==> flow/design.v <==
module clock_gen(CLK, RESET_N, CLK_FT, CLK_DC, CLK_EX, CLK_WB);
    input          CLK;
    input          RESET_N;
    output         CLK_FT;
    output         CLK_DC;
    output         CLK_EX;
    output         CLK_WB;
    reg            CLK_FT;
    reg            CLK_DC;
    reg            CLK_EX;
    reg            CLK_WB;
    reg [1:0]      COUNT;
    always@(posedge CLK) begin
        if(RESET_N == 1'b0) begin
            COUNT  <= 2'b00;
            CLK_FT <= 0;
            CLK_DC <= 0;
            CLK_EX <= 0;
            CLK_WB <= 0;
        end else begin
        COUNT <= COUNT + 2'b01;
        if(COUNT == 2'b00) begin
            CLK_FT <= 1;
            CLK_DC <= 0;
            CLK_EX <= 0;
            CLK_WB <= 0;
        end 
        else if(COUNT == 2'b01) begin
            CLK_FT <= 0;
            CLK_DC <= 1;
            CLK_EX <= 0;
            CLK_WB <= 0;
        end 
        else if(COUNT == 2'b10) begin
            CLK_FT <= 0;
            CLK_DC <= 0;
            CLK_EX <= 1;
            CLK_WB <= 0;
        end 
        else if(COUNT == 2'b11) begin
            CLK_FT <= 0;
            CLK_DC <= 0;
            CLK_EX <= 0;
            CLK_WB <= 1;
        end
        end
    end
endmodule
module fetch(CLK, CLK_FT, PROM_DATA, PROM_OUT);
    input         CLK;
    input         CLK_FT;
    input [14:0]  PROM_DATA;
    output [14:0] PROM_OUT;
    reg [14:0]    PROM_OUT;
    always@(posedge CLK) begin
        if(CLK_FT)
            PROM_OUT <= PROM_DATA;
    end
endmodule  
module decode(CLK, CLK_DC, PROM_OUT, OP_CODE, OP_DATA);
    input        CLK;
    input        CLK_DC;
    input [14:0] PROM_OUT;
    output [3:0] OP_CODE;
    output [7:0] OP_DATA;
    reg [3:0]    OP_CODE;
    reg [7:0]    OP_DATA;
    always@(posedge CLK) begin
        if(CLK_DC) begin
        OP_CODE <= PROM_OUT[14:11];
        OP_DATA <= PROM_OUT[7:0];
        end
    end
endmodule  
module reg_dc(CLK, CLK_DC, N_REG_IN, REG_0, REG_1, REG_2, REG_3, REG_4, REG_5,
              REG_6, REG_7, N_REG_OUT, REG_OUT);
    input         CLK;
    input         CLK_DC;
    input [2:0]   N_REG_IN;
    input [15:0]  REG_0;
    input [15:0]  REG_1;
    input [15:0]  REG_2;
    input [15:0]  REG_3;
    input [15:0]  REG_4;
    input [15:0]  REG_5;
    input [15:0]  REG_6;
    input [15:0]  REG_7;
    output [2:0]  N_REG_OUT;
    output [15:0] REG_OUT;
    reg [2:0]     N_REG_OUT;
    reg [15:0]    REG_OUT;
    always@(posedge CLK) if(CLK_DC) begin
        N_REG_OUT <= N_REG_IN;
        case(N_REG_IN)
            3'b000: REG_OUT <= REG_0;
            3'b001: REG_OUT <= REG_1;
            3'b010: REG_OUT <= REG_2;
            3'b011: REG_OUT <= REG_3;
            3'b100: REG_OUT <= REG_4;
            3'b101: REG_OUT <= REG_5;
            3'b110: REG_OUT <= REG_6;
            3'b111: REG_OUT <= REG_7;
        endcase  
    end
endmodule  
module ram_dc(CLK, CLK_DC, RAM_AD_IN, RAM_0, RAM_1, RAM_2, RAM_3, RAM_4, RAM_5,
              RAM_6, RAM_7, IO65_IN, RAM_AD_OUT, RAM_OUT);
    input         CLK;
    input         CLK_DC;
    input [7:0]   RAM_AD_IN;
    input [15:0]  RAM_0;
    input [15:0]  RAM_1;
    input [15:0]  RAM_2;
    input [15:0]  RAM_3;
    input [15:0]  RAM_4;
    input [15:0]  RAM_5;
    input [15:0]  RAM_6;
    input [15:0]  RAM_7;
    input [15:0]  IO65_IN;
    output [7:0]  RAM_AD_OUT;
    output [15:0] RAM_OUT;
    reg [7:0]     RAM_AD_OUT;
    reg [15:0]    RAM_OUT;
    always@(posedge CLK) if(CLK_DC) begin
        RAM_AD_OUT <= RAM_AD_IN;
        case(RAM_AD_IN)
            8'h00: RAM_OUT <= RAM_0;
            8'h01: RAM_OUT <= RAM_1;
            8'h02: RAM_OUT <= RAM_2;
            8'h03: RAM_OUT <= RAM_3;
            8'h04: RAM_OUT <= RAM_4;
            8'h05: RAM_OUT <= RAM_5;
            8'h06: RAM_OUT <= RAM_6;
            8'h07: RAM_OUT <= RAM_7;
            8'h40: RAM_OUT <= IO65_IN;
            default: RAM_OUT <= 16'hFFFF;
        endcase
    end
endmodule  
module exec(CLK, CLK_EX, RESET_N, OP_CODE, REG_A, REG_B, OP_DATA, RAM_OUT, P_COUNT,
            REG_IN, RAM_IN, REG_WEN, RAM_WEN, HALT);
    input         CLK;
    input         CLK_EX;
    input         RESET_N;
    input [3:0]   OP_CODE;
    input [15:0]  REG_A;
    input [15:0]  REG_B;
    input [7:0]   OP_DATA;
    input [15:0]  RAM_OUT;
    output [7:0]  P_COUNT;
    output [15:0] REG_IN;
    output [15:0] RAM_IN;
    output        REG_WEN;
    output        RAM_WEN;
    output        HALT;
    reg [7:0]     P_COUNT;
    reg [15:0]    REG_IN;
    reg [15:0]    RAM_IN;
    reg           REG_WEN;
    reg           RAM_WEN;
    reg           CMP_FLAG;
    reg           HALT;
    always@(posedge CLK) begin
        if(RESET_N == 1'b0) begin
            P_COUNT <= 0;
            CMP_FLAG <= 0;
            REG_WEN <= 0;
            RAM_WEN <= 0;
            HALT <= 0;
        end else if(CLK_EX) begin
            case(OP_CODE)
                4'h0: begin      
                    REG_IN  <= REG_B;
                    REG_WEN <= 1;
                    RAM_WEN <= 0;
                    P_COUNT <= P_COUNT + 8'h01;
                end
                4'h1: begin      
                    REG_IN  <= REG_A + REG_B;
                    REG_WEN <= 1;
                    RAM_WEN <= 0;
                    P_COUNT <= P_COUNT + 8'h01;
                end
                4'h2: begin      
                    REG_IN  <= REG_A - REG_B;
                    REG_WEN <= 1;
                    RAM_WEN <= 0;
                    P_COUNT <= P_COUNT + 8'h01;
                end
                4'h3: begin      
                    REG_IN  <= REG_A & REG_B;
                    REG_WEN <= 1;
                    RAM_WEN <= 0;
                    P_COUNT <= P_COUNT + 8'h01;
                end
                4'h4: begin      
                    REG_IN  <= REG_A | REG_B;
                    REG_WEN <= 1;
                    RAM_WEN <= 0;
                    P_COUNT <= P_COUNT + 8'h01;
                end
                4'h5: begin      
                    REG_IN  <= (REG_A << 1);
                    REG_WEN <= 1;
                    RAM_WEN <= 0;
                    P_COUNT <= P_COUNT + 8'h01;
                end
                4'h6: begin      
                    REG_IN  <= (REG_A >> 1);
                    REG_WEN <= 1;
                    RAM_WEN <= 0;
                    P_COUNT <= P_COUNT + 8'h01;
                end
                4'h7: begin      
                    REG_IN  <= ((REG_A >> 1) | REG_A & 16'h8000);
                    REG_WEN <= 1;
                    RAM_WEN <= 0;
                    P_COUNT <= P_COUNT + 8'h01;
                end 
                4'h8: begin      
                    REG_IN  <= {REG_A[15:8], OP_DATA};
                    REG_WEN <= 1;
                    RAM_WEN <= 0;
                    P_COUNT <= P_COUNT + 8'h01;
                end
                4'h9: begin      
                    REG_IN  <= {OP_DATA, REG_A[7:0]};
                    REG_WEN <= 1;
                    RAM_WEN <= 0;
                    P_COUNT <= P_COUNT + 8'h01;
                end
                4'hA: begin      
                    CMP_FLAG <= REG_A == REG_B ? 1'b1 : 1'b0;
                    REG_WEN  <= 0;
                    RAM_WEN  <= 0;
                    P_COUNT <= P_COUNT + 8'h01;
                end
                4'hB: begin      
                    REG_WEN <= 0;
                    RAM_WEN <= 0;
                    P_COUNT <= CMP_FLAG ? OP_DATA : P_COUNT + 8'h01;
                end
                4'hC: begin      
                    REG_WEN <= 0;
                    RAM_WEN <= 0;
                    P_COUNT <= OP_DATA;
                end
                4'hD: begin      
                    REG_IN  <= RAM_OUT;
                    REG_WEN <= 1;
                    RAM_WEN <= 0;
                    P_COUNT <= P_COUNT + 8'h01;
                end
                4'hE: begin      
                    RAM_IN  <= REG_A;
                    REG_WEN <= 0;
                    RAM_WEN <= 1;
                    P_COUNT <= P_COUNT + 8'h01;
                end
                4'hF: begin      
                    REG_WEN <= 0;
                    RAM_WEN <= 0;
                    HALT <= 1;
                end
            endcase  
        end  
    end  
endmodule  
module reg_wb(CLK, CLK_WB, RESET_N, N_REG, REG_IN, REG_WEN, REG_0, REG_1, REG_2,
              REG_3, REG_4, REG_5, REG_6, REG_7);
    input         CLK;
    input         CLK_WB;
    input         RESET_N;
    input [2:0]   N_REG;
    input [15:0]  REG_IN;
    input         REG_WEN;
    output [15:0] REG_0;
    output [15:0] REG_1;
    output [15:0] REG_2;
    output [15:0] REG_3;
    output [15:0] REG_4;
    output [15:0] REG_5;
    output [15:0] REG_6;
    output [15:0] REG_7;
    reg [15:0]    REG_0;
    reg [15:0]    REG_1;
    reg [15:0]    REG_2;
    reg [15:0]    REG_3;
    reg [15:0]    REG_4;
    reg [15:0]    REG_5;
    reg [15:0]    REG_6;
    reg [15:0]    REG_7;
    always@(posedge CLK) begin
        if(RESET_N == 1'b0) begin
            REG_0 <= 0;
            REG_1 <= 0;
            REG_2 <= 0;
            REG_3 <= 0;
            REG_4 <= 0;
            REG_5 <= 0;
            REG_6 <= 0;
            REG_7 <= 0;
        end else if(CLK_WB) begin
            if(REG_WEN) begin
                case(N_REG)
                    3'h0: REG_0 <= REG_IN;
                    3'h1: REG_1 <= REG_IN;
                    3'h2: REG_2 <= REG_IN;
                    3'h3: REG_3 <= REG_IN;
                    3'h4: REG_4 <= REG_IN;
                    3'h5: REG_5 <= REG_IN;
                    3'h6: REG_6 <= REG_IN;
                    3'h7: REG_7 <= REG_IN;
                endcase  
            end  
        end  
    end  
endmodule  
module ram_wb(CLK, CLK_WB, RESET_N, RAM_ADDR, RAM_IN, RAM_WEN, RAM_0, RAM_1, RAM_2, RAM_3,
              RAM_4, RAM_5, RAM_6, RAM_7, IO64_OUT);
    input         CLK;
    input         CLK_WB;
    input         RESET_N;
    input [7:0]   RAM_ADDR;
    input [15:0]  RAM_IN;
    input         RAM_WEN;
    output [15:0] RAM_0;
    output [15:0] RAM_1;
    output [15:0] RAM_2;
    output [15:0] RAM_3;
    output [15:0] RAM_4;
    output [15:0] RAM_5;
    output [15:0] RAM_6;
    output [15:0] RAM_7;
    output [15:0] IO64_OUT;
    reg [15:0]    RAM_0;
    reg [15:0]    RAM_1;
    reg [15:0]    RAM_2;
    reg [15:0]    RAM_3;
    reg [15:0]    RAM_4;
    reg [15:0]    RAM_5;
    reg [15:0]    RAM_6;
    reg [15:0]    RAM_7;
    reg [15:0]    IO64_OUT;
    always@(posedge CLK) begin
        if(RESET_N == 1'b0) begin
            RAM_0 <= 0;
            RAM_1 <= 0;
            RAM_2 <= 0;
            RAM_3 <= 0;
            RAM_4 <= 0;
            RAM_5 <= 0;
            RAM_6 <= 0;
            RAM_7 <= 0;
            IO64_OUT <= 0;
        end else if(CLK_WB && RAM_WEN) begin
            case(RAM_ADDR)
                8'h0: RAM_0 <= RAM_IN;
                8'h1: RAM_1 <= RAM_IN;
                8'h2: RAM_2 <= RAM_IN;
                8'h3: RAM_3 <= RAM_IN;
                8'h4: RAM_4 <= RAM_IN;
                8'h5: RAM_5 <= RAM_IN;
                8'h6: RAM_6 <= RAM_IN;
                8'h7: RAM_7 <= RAM_IN;
                8'h40: IO64_OUT <= RAM_IN;
            endcase  
        end  
    end  
endmodule  
module cpu15(CLK, RESET_N, IO65_IN, IO64_OUT, PROM_ADDR, PROM_DATA, HALT);
    input         CLK;
    input         RESET_N;
    input [15:0]  IO65_IN;
    output [15:0] IO64_OUT;
    output [7:0]  PROM_ADDR;
    input [14:0]  PROM_DATA;
    output        HALT;
    wire          CLK_FT;
    wire          CLK_DC;
    wire          CLK_EX;
    wire          CLK_WB;
    wire [7:0]    P_COUNT;
    wire [14:0]   PROM_OUT;
    wire [3:0]    OP_CODE;
    wire [7:0]    OP_DATA;
    wire [15:0]   REG_0;
    wire [15:0]   REG_1;
    wire [15:0]   REG_2;
    wire [15:0]   REG_3;
    wire [15:0]   REG_4;
    wire [15:0]   REG_5;
    wire [15:0]   REG_6;
    wire [15:0]   REG_7;
    wire [2:0]    N_REG_A;
    wire [2:0]    N_REG_B;
    wire [15:0]   REG_A;
    wire [15:0]   REG_B;
    wire [15:0]   RAM_0;
    wire [15:0]   RAM_1;
    wire [15:0]   RAM_2;
    wire [15:0]   RAM_3;
    wire [15:0]   RAM_4;
    wire [15:0]   RAM_5;
    wire [15:0]   RAM_6;
    wire [15:0]   RAM_7;
    wire [7:0]    RAM_ADDR;
    wire [15:0]   RAM_OUT;
    wire [15:0]   REG_IN;
    wire [15:0]   RAM_IN;
    wire          REG_WEN;
    wire          RAM_WEN;
    clock_gen C1(CLK, RESET_N, CLK_FT, CLK_DC, CLK_EX, CLK_WB);
    assign PROM_ADDR = P_COUNT;
    fetch C2(CLK, CLK_FT, PROM_DATA, PROM_OUT);
    decode C3(CLK, CLK_DC, PROM_OUT, OP_CODE, OP_DATA);
    reg_dc C4(CLK, CLK_DC, PROM_OUT[10:8], REG_0, REG_1, REG_2, REG_3, REG_4, REG_5,
              REG_6, REG_7, N_REG_A, REG_A);
    reg_dc C5(CLK, CLK_DC, PROM_OUT[7:5], REG_0, REG_1, REG_2, REG_3, REG_4, REG_5,
              REG_6, REG_7, N_REG_B, REG_B);
    ram_dc C6(CLK, CLK_DC, PROM_OUT[7:0], RAM_0, RAM_1, RAM_2, RAM_3, RAM_4, RAM_5,
              RAM_6, RAM_7, IO65_IN, RAM_ADDR, RAM_OUT);
    exec C7(CLK, CLK_EX, RESET_N, OP_CODE, REG_A, REG_B, OP_DATA, RAM_OUT, P_COUNT,
            REG_IN, RAM_IN, REG_WEN, RAM_WEN, HALT);
    reg_wb C8(CLK, CLK_WB, RESET_N, N_REG_A, REG_IN, REG_WEN, REG_0, REG_1, REG_2,
              REG_3, REG_4, REG_5, REG_6, REG_7);
    ram_wb C9(CLK, CLK_WB, RESET_N, RAM_ADDR, RAM_IN, RAM_WEN, RAM_0, RAM_1, RAM_2, RAM_3,
              RAM_4, RAM_5, RAM_6, RAM_7, IO64_OUT);
endmodule  
* Step by step through the tools: cpu15
What the tools print for cpu15, step after step.
Lines are those of the file above, counted from 1.
Library cell names are shortened.
A cell with -- has no value.
- Design top :: cpu15
- Clock input :: CLK
- Cell library :: sky130hd
- Timing corner :: tt_025C_1v80

* Word-level counts
Source: Yosys, flattened and elaborated, memories not mapped. Widths are those after wreduce. Registers that Yosys merges into a memory's read port (data or address) are not register bits. Print and check cells do not count.
- Add/sub/neg operators :: 4
- Equal/unequal tests :: 56
- Bitwise logic cells :: 4
- Multiplexer cells :: 15
- Reductions and logical operators :: 42
** Operator list (count)
- case mux 16 bit (select 8 bit) :: 2
- case mux 16 bit (select 11 bit) :: 1
- case mux 16 bit (select 9 bit) :: 1
- equality test 8 x 3 -> 1 bit with constant B :: 8
- equality test 3 bit with constant B :: 12
- equality test 4 bit with constant B :: 8
- equality test 8 x 2 -> 1 bit with constant B :: 4
- AND reduction 3 bit :: 10
- AND reduction 2 bit :: 12
- case mux 8 bit (select 3 bit) :: 1
- equality test 3 x 2 -> 1 bit with constant B :: 6
- bitwise OR 15 x 16 -> 16 bit :: 1
- adder 16 bit :: 1
- subtractor 16 bit :: 1
- equality test 16 bit :: 1
- bitwise AND 16 bit :: 1
- bitwise OR 16 bit :: 1
- equality test 4 x 3 -> 1 bit with constant B :: 4
- equality test 8 x 1 -> 1 bit with constant B :: 2
- equality test 8 x 7 -> 1 bit with constant B :: 2
- zero test 8 bit :: 2
- OR reduction 15 bit :: 1
- OR reduction 13 bit :: 1
- nonzero test 11 bit :: 1
- OR reduction 11 bit :: 1
- equality test 3 x 1 -> 1 bit with constant B :: 3
- zero test 3 bit :: 3
- equality test 4 x 2 -> 1 bit with constant B :: 2
Not listed: further kinds 19, cells in them 28.
- Register bits after elaboration :: 400
- Word-level cells :: 157
- Output and inout port bits :: 25

* Logic depth
Longest topological path by Yosys (ltp), each cell counted once; first at word level (registers and memories cut), then after technology mapping (sequential cells cut; the memories' decode and read muxes count).
- Depth after elaboration :: 5
- ABC_AREA :: 0
- Mapped depth :: 11
- Depth with buffers taken out :: 11

* Netlist
The flow's flattened synthesis, as Yosys stat reports it; memories are mapped. The netlist is that of the ABC_AREA named above (0 if unset); the other value can give another one.
** Cells by type
- dfxtp_1 :: count 290, area in all 5.81E+03 um2
- edfxtp_1 :: count 110, area in all 3.3E+03 um2
- nand2_1 :: count 632, area in all 2.37E+03 um2
- a21boi_0 :: count 261, area in all 1.96E+03 um2
- mux4_2 :: count 35, area in all 788.256 um2
- ha_1 :: count 56, area in all 700.672 um2
- mux2i_1 :: count 63, area in all 630.605 um2
- clkbuf_1 :: count 151, area in all 566.794 um2
- nor2_1 :: count 130, area in all 487.968 um2
- a21oi_1 :: count 96, area in all 480.461 um2
- o21ai_0 :: count 92, area in all 460.442 um2
- a221oi_1 :: count 39, area in all 341.578 um2
- inv_1 :: count 67, area in all 251.491 um2
- mux2_2 :: count 19, area in all 213.955 um2
- nor3_1 :: count 29, area in all 145.139 um2
- a22o_1 :: count 16, area in all 140.134 um2
- nand3_1 :: count 27, area in all 135.13 um2
- a22oi_1 :: count 17, area in all 127.622 um2
Other cell types: 56; their cells: 310.
- Flip-flop cells :: 400
- Standard cells after synthesis :: 2440
- Synthesis area :: 21122.8 um2
By module: a second synthesis without flattening, with its own total; a netlist apart from the flattened one above.
- Cells (unflattened synthesis) :: 2122
- Area total of the unflattened synthesis :: 21498.1 um2
Each row is one instance without its submodules.
** By module
- ram_wb :: area 5232.5 um2, instances 1, cells 498
- exec :: area 5143.7 um2, instances 1, cells 642
- reg_wb :: area 4631.9 um2, instances 1, cells 439
- reg_dc :: area 1706.6 um2, instances 2, cells 156
- ram_dc :: area 1989.4 um2, instances 1, cells 179
- fetch :: area 450.4 um2, instances 1, cells 15
- decode :: area 360.3 um2, instances 1, cells 12
- clock_gen :: area 276.5 um2, instances 1, cells 25
- cpu15 :: area 0.0 um2, instances 1, cells 0

* Worst setup path after synthesis
Path of least setup slack by OpenSTA after synthesis, without wires, with an ideal clock, recovery checks aside; 20% of the period is set as input and as output delay. Where synthesis merged equal registers, the netlist keeps one of their names.
- Kind :: input port to flip-flop
- Start :: input RESET_N
- End :: register C7.RAM_IN[0]
- Buffers on the path :: 1
- Data arrival time :: 3443 ps
- Setup time :: 409 ps
- Path delay :: 1852 ps
- Launch time at the first pin :: 2000 ps
- External input delay :: 2000 ps
- Driving pins on the path :: 3
- Period :: 10000 ps
- Required time :: 9591 ps
- Slack :: 6148 ps
- Synthesis period reached :: 3852 ps
"path delay" is the arrival time less input delay plus setup time.
"driving pins on the path": output pins that drive a net of the path, with the launching flip-flop's if there is one; two outputs of one cell count as two.
"synthesis period reached" = period - worst setup slack (recovery checks aside). The figure is calculated, with input and output delays left at 20% of the set period.
Between the ends stands the longest chain of elaborated cells between them, by number of cells; it is not shown to be the way that was timed. Of several equally long chains one is given.
Each line given opens the expression or statement behind the cell; cells for indexed reads and writes are added by Yosys, which also makes memories of some case tables.
- Path through :: clkbuf_1 > nand3_1 > nor3_1
- Length of the longest elaborated chain :: 1
- Elaborated cells on any way between the ends :: 1
** RTL lines, path after synthesis
- from (decl) :: line 373 : input         RESET_N;
- AND reduction 3 bit
- to (assign) :: line 255 : RAM_IN  <= REG_A;
- to (decl) :: line 152 : output [15:0] RAM_IN;

* Timing after layout
From the final timing report of run 1: the path of least setup slack in the routed layout; clock arrival at registers is part of the times.
The report prints the path's times to 10 ps; the period is as set.
- Kind :: flip-flop to flip-flop
- Start :: register C4.REG_OUT[4]
- End :: register C7.REG_IN[11]
- Buffers on the path :: 0
- Driving pins on the path :: 10
- Launch time at the first pin :: 590 ps
- Setup time :: 270 ps
- Required time :: 4560 ps
- Period :: 4250 ps
- Slack :: 930 ps
- Data arrival time :: 3630 ps
Between the ends stands the longest chain of elaborated cells between them, by number of cells; it is not shown to be the way that was timed. Of several equally long chains one is given.
At most two assigning lines are given for a register; there are more.
- Path through :: edfxtp_1 > inv_1 > ha_1 > inv_1 > a21oi_1 > o221ai_2 > a22oi_1 > mux2_2 > a22oi_1 > a32oi_1
- Length of the longest elaborated chain :: 2
- Elaborated cells on any way between the ends :: 3
** RTL lines, path post-layout
- from (decl) :: line 89 : output [15:0] REG_OUT;
- from (assign) :: line 95 : 3'b000: REG_OUT <= REG_0;
- from (assign) :: line 96 : 3'b001: REG_OUT <= REG_1;
- subtractor 16 bit :: line 185 : REG_IN  <= REG_A - REG_B;
- case mux 16 bit (select 11 bit) :: line 171 : case(OP_CODE)
- to (assign) :: line 179 : REG_IN  <= REG_A + REG_B;
- to (assign) :: line 185
- to (decl) :: line 151 : output [15:0] REG_IN;

## Implementation results

Below are 3 stored runs of the flow (Yosys, OpenROAD; platform sky130hd) on cpu15, each with its settings and what was measured, unordered. Constraints: input delay and output delay 20% of the set period each, output load 0.01 pF.
"period achieved": clock period set for the run, less the worst setup slack. It is reckoned from that one timing run; input and output delays stay at 20% of the period that was set.
"critical path time": the worst setup path's part of the clock period (all of it between registers, 20% less for each end at a port) less its slack. A launch clock that arrives late makes it longer, a capture clock that arrives late makes it shorter.
"total design power" rests on the timing tool's default activity at the inputs, not on a simulated workload.
"critical path time" is given in steps of 10 ps.

* Run 1
** Files
==> flow/run.sh <==
#!/bin/bash
# the make line also repeats the synthesis and layout settings of config.mk as NAME=value (left out here)
make -C /OpenROAD-flow-scripts/flow DESIGN_CONFIG=/design/flow/config.mk WORK_HOME=/design/flow/orfs CLKGATE_MAP_FILE= finish
==> flow/config.mk <==
export PLATFORM = sky130hd
export DESIGN_NAME = cpu15
export DESIGN_NICKNAME = cpu15
export VERILOG_FILES = /design/flow/design.v
export SDC_FILE = /design/flow/constraint.sdc
export NUM_CORES = 4
export LEC_CHECK = 0
export CAP_MARGIN = 10
export CELL_PAD_IN_SITES_GLOBAL_PLACEMENT = 1
export CORE_MARGIN = 6
export CORE_UTILIZATION = 31
export CTS_CLUSTER_DIAMETER = 176
export CTS_CLUSTER_SIZE = 35
export GPL_ROUTABILITY_DRIVEN = 1
export MAX_ROUTING_LAYER = met4
export MIN_ROUTING_LAYER = met2
export PLACE_DENSITY = 0.51
export SETUP_SLACK_MARGIN = -0.3
export SLEW_MARGIN = 35
export TNS_END_PERCENT = 95
==> flow/constraint.sdc <==
create_clock -name core_clock -period 4.25 [get_ports {CLK}]
set_input_delay 0.8500 -clock core_clock [delete_from_list [all_inputs] [get_ports {CLK}]]
set_output_delay 0.8500 -clock core_clock [all_outputs]
set_load 0.01 [all_outputs]
** Results
- Area of the synthesized netlist :: 21,122.8 um2
- Overall die area :: 74,545.4 um2
- Std-cell area (final layout) :: 22,975.8 um2
- Utilization in the final report :: 34.2 %
- Lowest setup slack :: 928 ps
- Summed negative setup slack :: 0 ps
- Worst-case hold slack :: 461 ps
- Total design power :: 0.006787 W
- Period achieved :: 3,322 ps
- Critical path time :: 3,320 ps
- Type of the worst setup path :: flip-flop to flip-flop

* Run 2
** Files
==> flow/run.sh <==
#!/bin/bash
# the make line also repeats the synthesis and layout settings of config.mk as NAME=value (left out here)
make -C /OpenROAD-flow-scripts/flow DESIGN_CONFIG=/design/flow/config.mk WORK_HOME=/design/flow/orfs CLKGATE_MAP_FILE= finish
==> flow/config.mk <==
export PLATFORM = sky130hd
export DESIGN_NAME = cpu15
export DESIGN_NICKNAME = cpu15
export VERILOG_FILES = /design/flow/design.v
export SDC_FILE = /design/flow/constraint.sdc
export NUM_CORES = 4
export LEC_CHECK = 0
export CAP_MARGIN = 35
export CELL_PAD_IN_SITES_DETAIL_PLACEMENT = 2
export CORE_MARGIN = 2
export CORE_UTILIZATION = 40
export CTS_CLUSTER_SIZE = 90
export GPL_ROUTABILITY_DRIVEN = 0
export SLEW_MARGIN = 20
export TNS_END_PERCENT = 95
==> flow/constraint.sdc <==
create_clock -name core_clock -period 4.98 [get_ports {CLK}]
set_input_delay 0.9960 -clock core_clock [delete_from_list [all_inputs] [get_ports {CLK}]]
set_output_delay 0.9960 -clock core_clock [all_outputs]
set_load 0.01 [all_outputs]
** Results
- Area of the synthesized netlist :: 21,122.8 um2
- Overall die area :: 54,660.1 um2
- Std-cell area (final layout) :: 23,911.7 um2
- Utilization in the final report :: 45.7 %
- Lowest setup slack :: 199 ps
- Summed negative setup slack :: 0 ps
- Worst-case hold slack :: 470 ps
- Total design power :: 0.007869 W
- Period achieved :: 4,781 ps
- Critical path time :: 4,780 ps
- Type of the worst setup path :: flip-flop to flip-flop

* Run 3
** Files
==> flow/run.sh <==
#!/bin/bash
# the make line also repeats the synthesis and layout settings of config.mk as NAME=value (left out here)
make -C /OpenROAD-flow-scripts/flow DESIGN_CONFIG=/design/flow/config.mk WORK_HOME=/design/flow/orfs CLKGATE_MAP_FILE= finish
==> flow/config.mk <==
export PLATFORM = sky130hd
export DESIGN_NAME = cpu15
export DESIGN_NICKNAME = cpu15
export VERILOG_FILES = /design/flow/design.v
export SDC_FILE = /design/flow/constraint.sdc
export NUM_CORES = 4
export LEC_CHECK = 0
export CAP_MARGIN = 10
export CELL_PAD_IN_SITES_GLOBAL_PLACEMENT = 1
export CORE_MARGIN = 6
export CORE_UTILIZATION = 31
export CTS_CLUSTER_DIAMETER = 389
export CTS_CLUSTER_SIZE = 35
export GPL_ROUTABILITY_DRIVEN = 1
export MAX_ROUTING_LAYER = met4
export MIN_ROUTING_LAYER = met2
export PLACE_DENSITY_LB_ADDON = 0.28
export SETUP_SLACK_MARGIN = -0.3
export SLEW_MARGIN = 35
export TNS_END_PERCENT = 95
==> flow/constraint.sdc <==
create_clock -name core_clock -period 4.25 [get_ports {CLK}]
set_input_delay 0.8500 -clock core_clock [delete_from_list [all_inputs] [get_ports {CLK}]]
set_output_delay 0.8500 -clock core_clock [all_outputs]
set_load 0.01 [all_outputs]
** Results
- Area of the synthesized netlist :: 21,122.8 um2
- Overall die area :: 74,545.4 um2
- Std-cell area (final layout) :: 22,968.3 um2
- Utilization in the final report :: 34.1 %
- Lowest setup slack :: 925 ps
- Summed negative setup slack :: 0 ps
- Worst-case hold slack :: 455 ps
- Total design power :: 0.006707 W
- Period achieved :: 3,325 ps
- Critical path time :: 3,330 ps
- Type of the worst setup path :: flip-flop to flip-flop
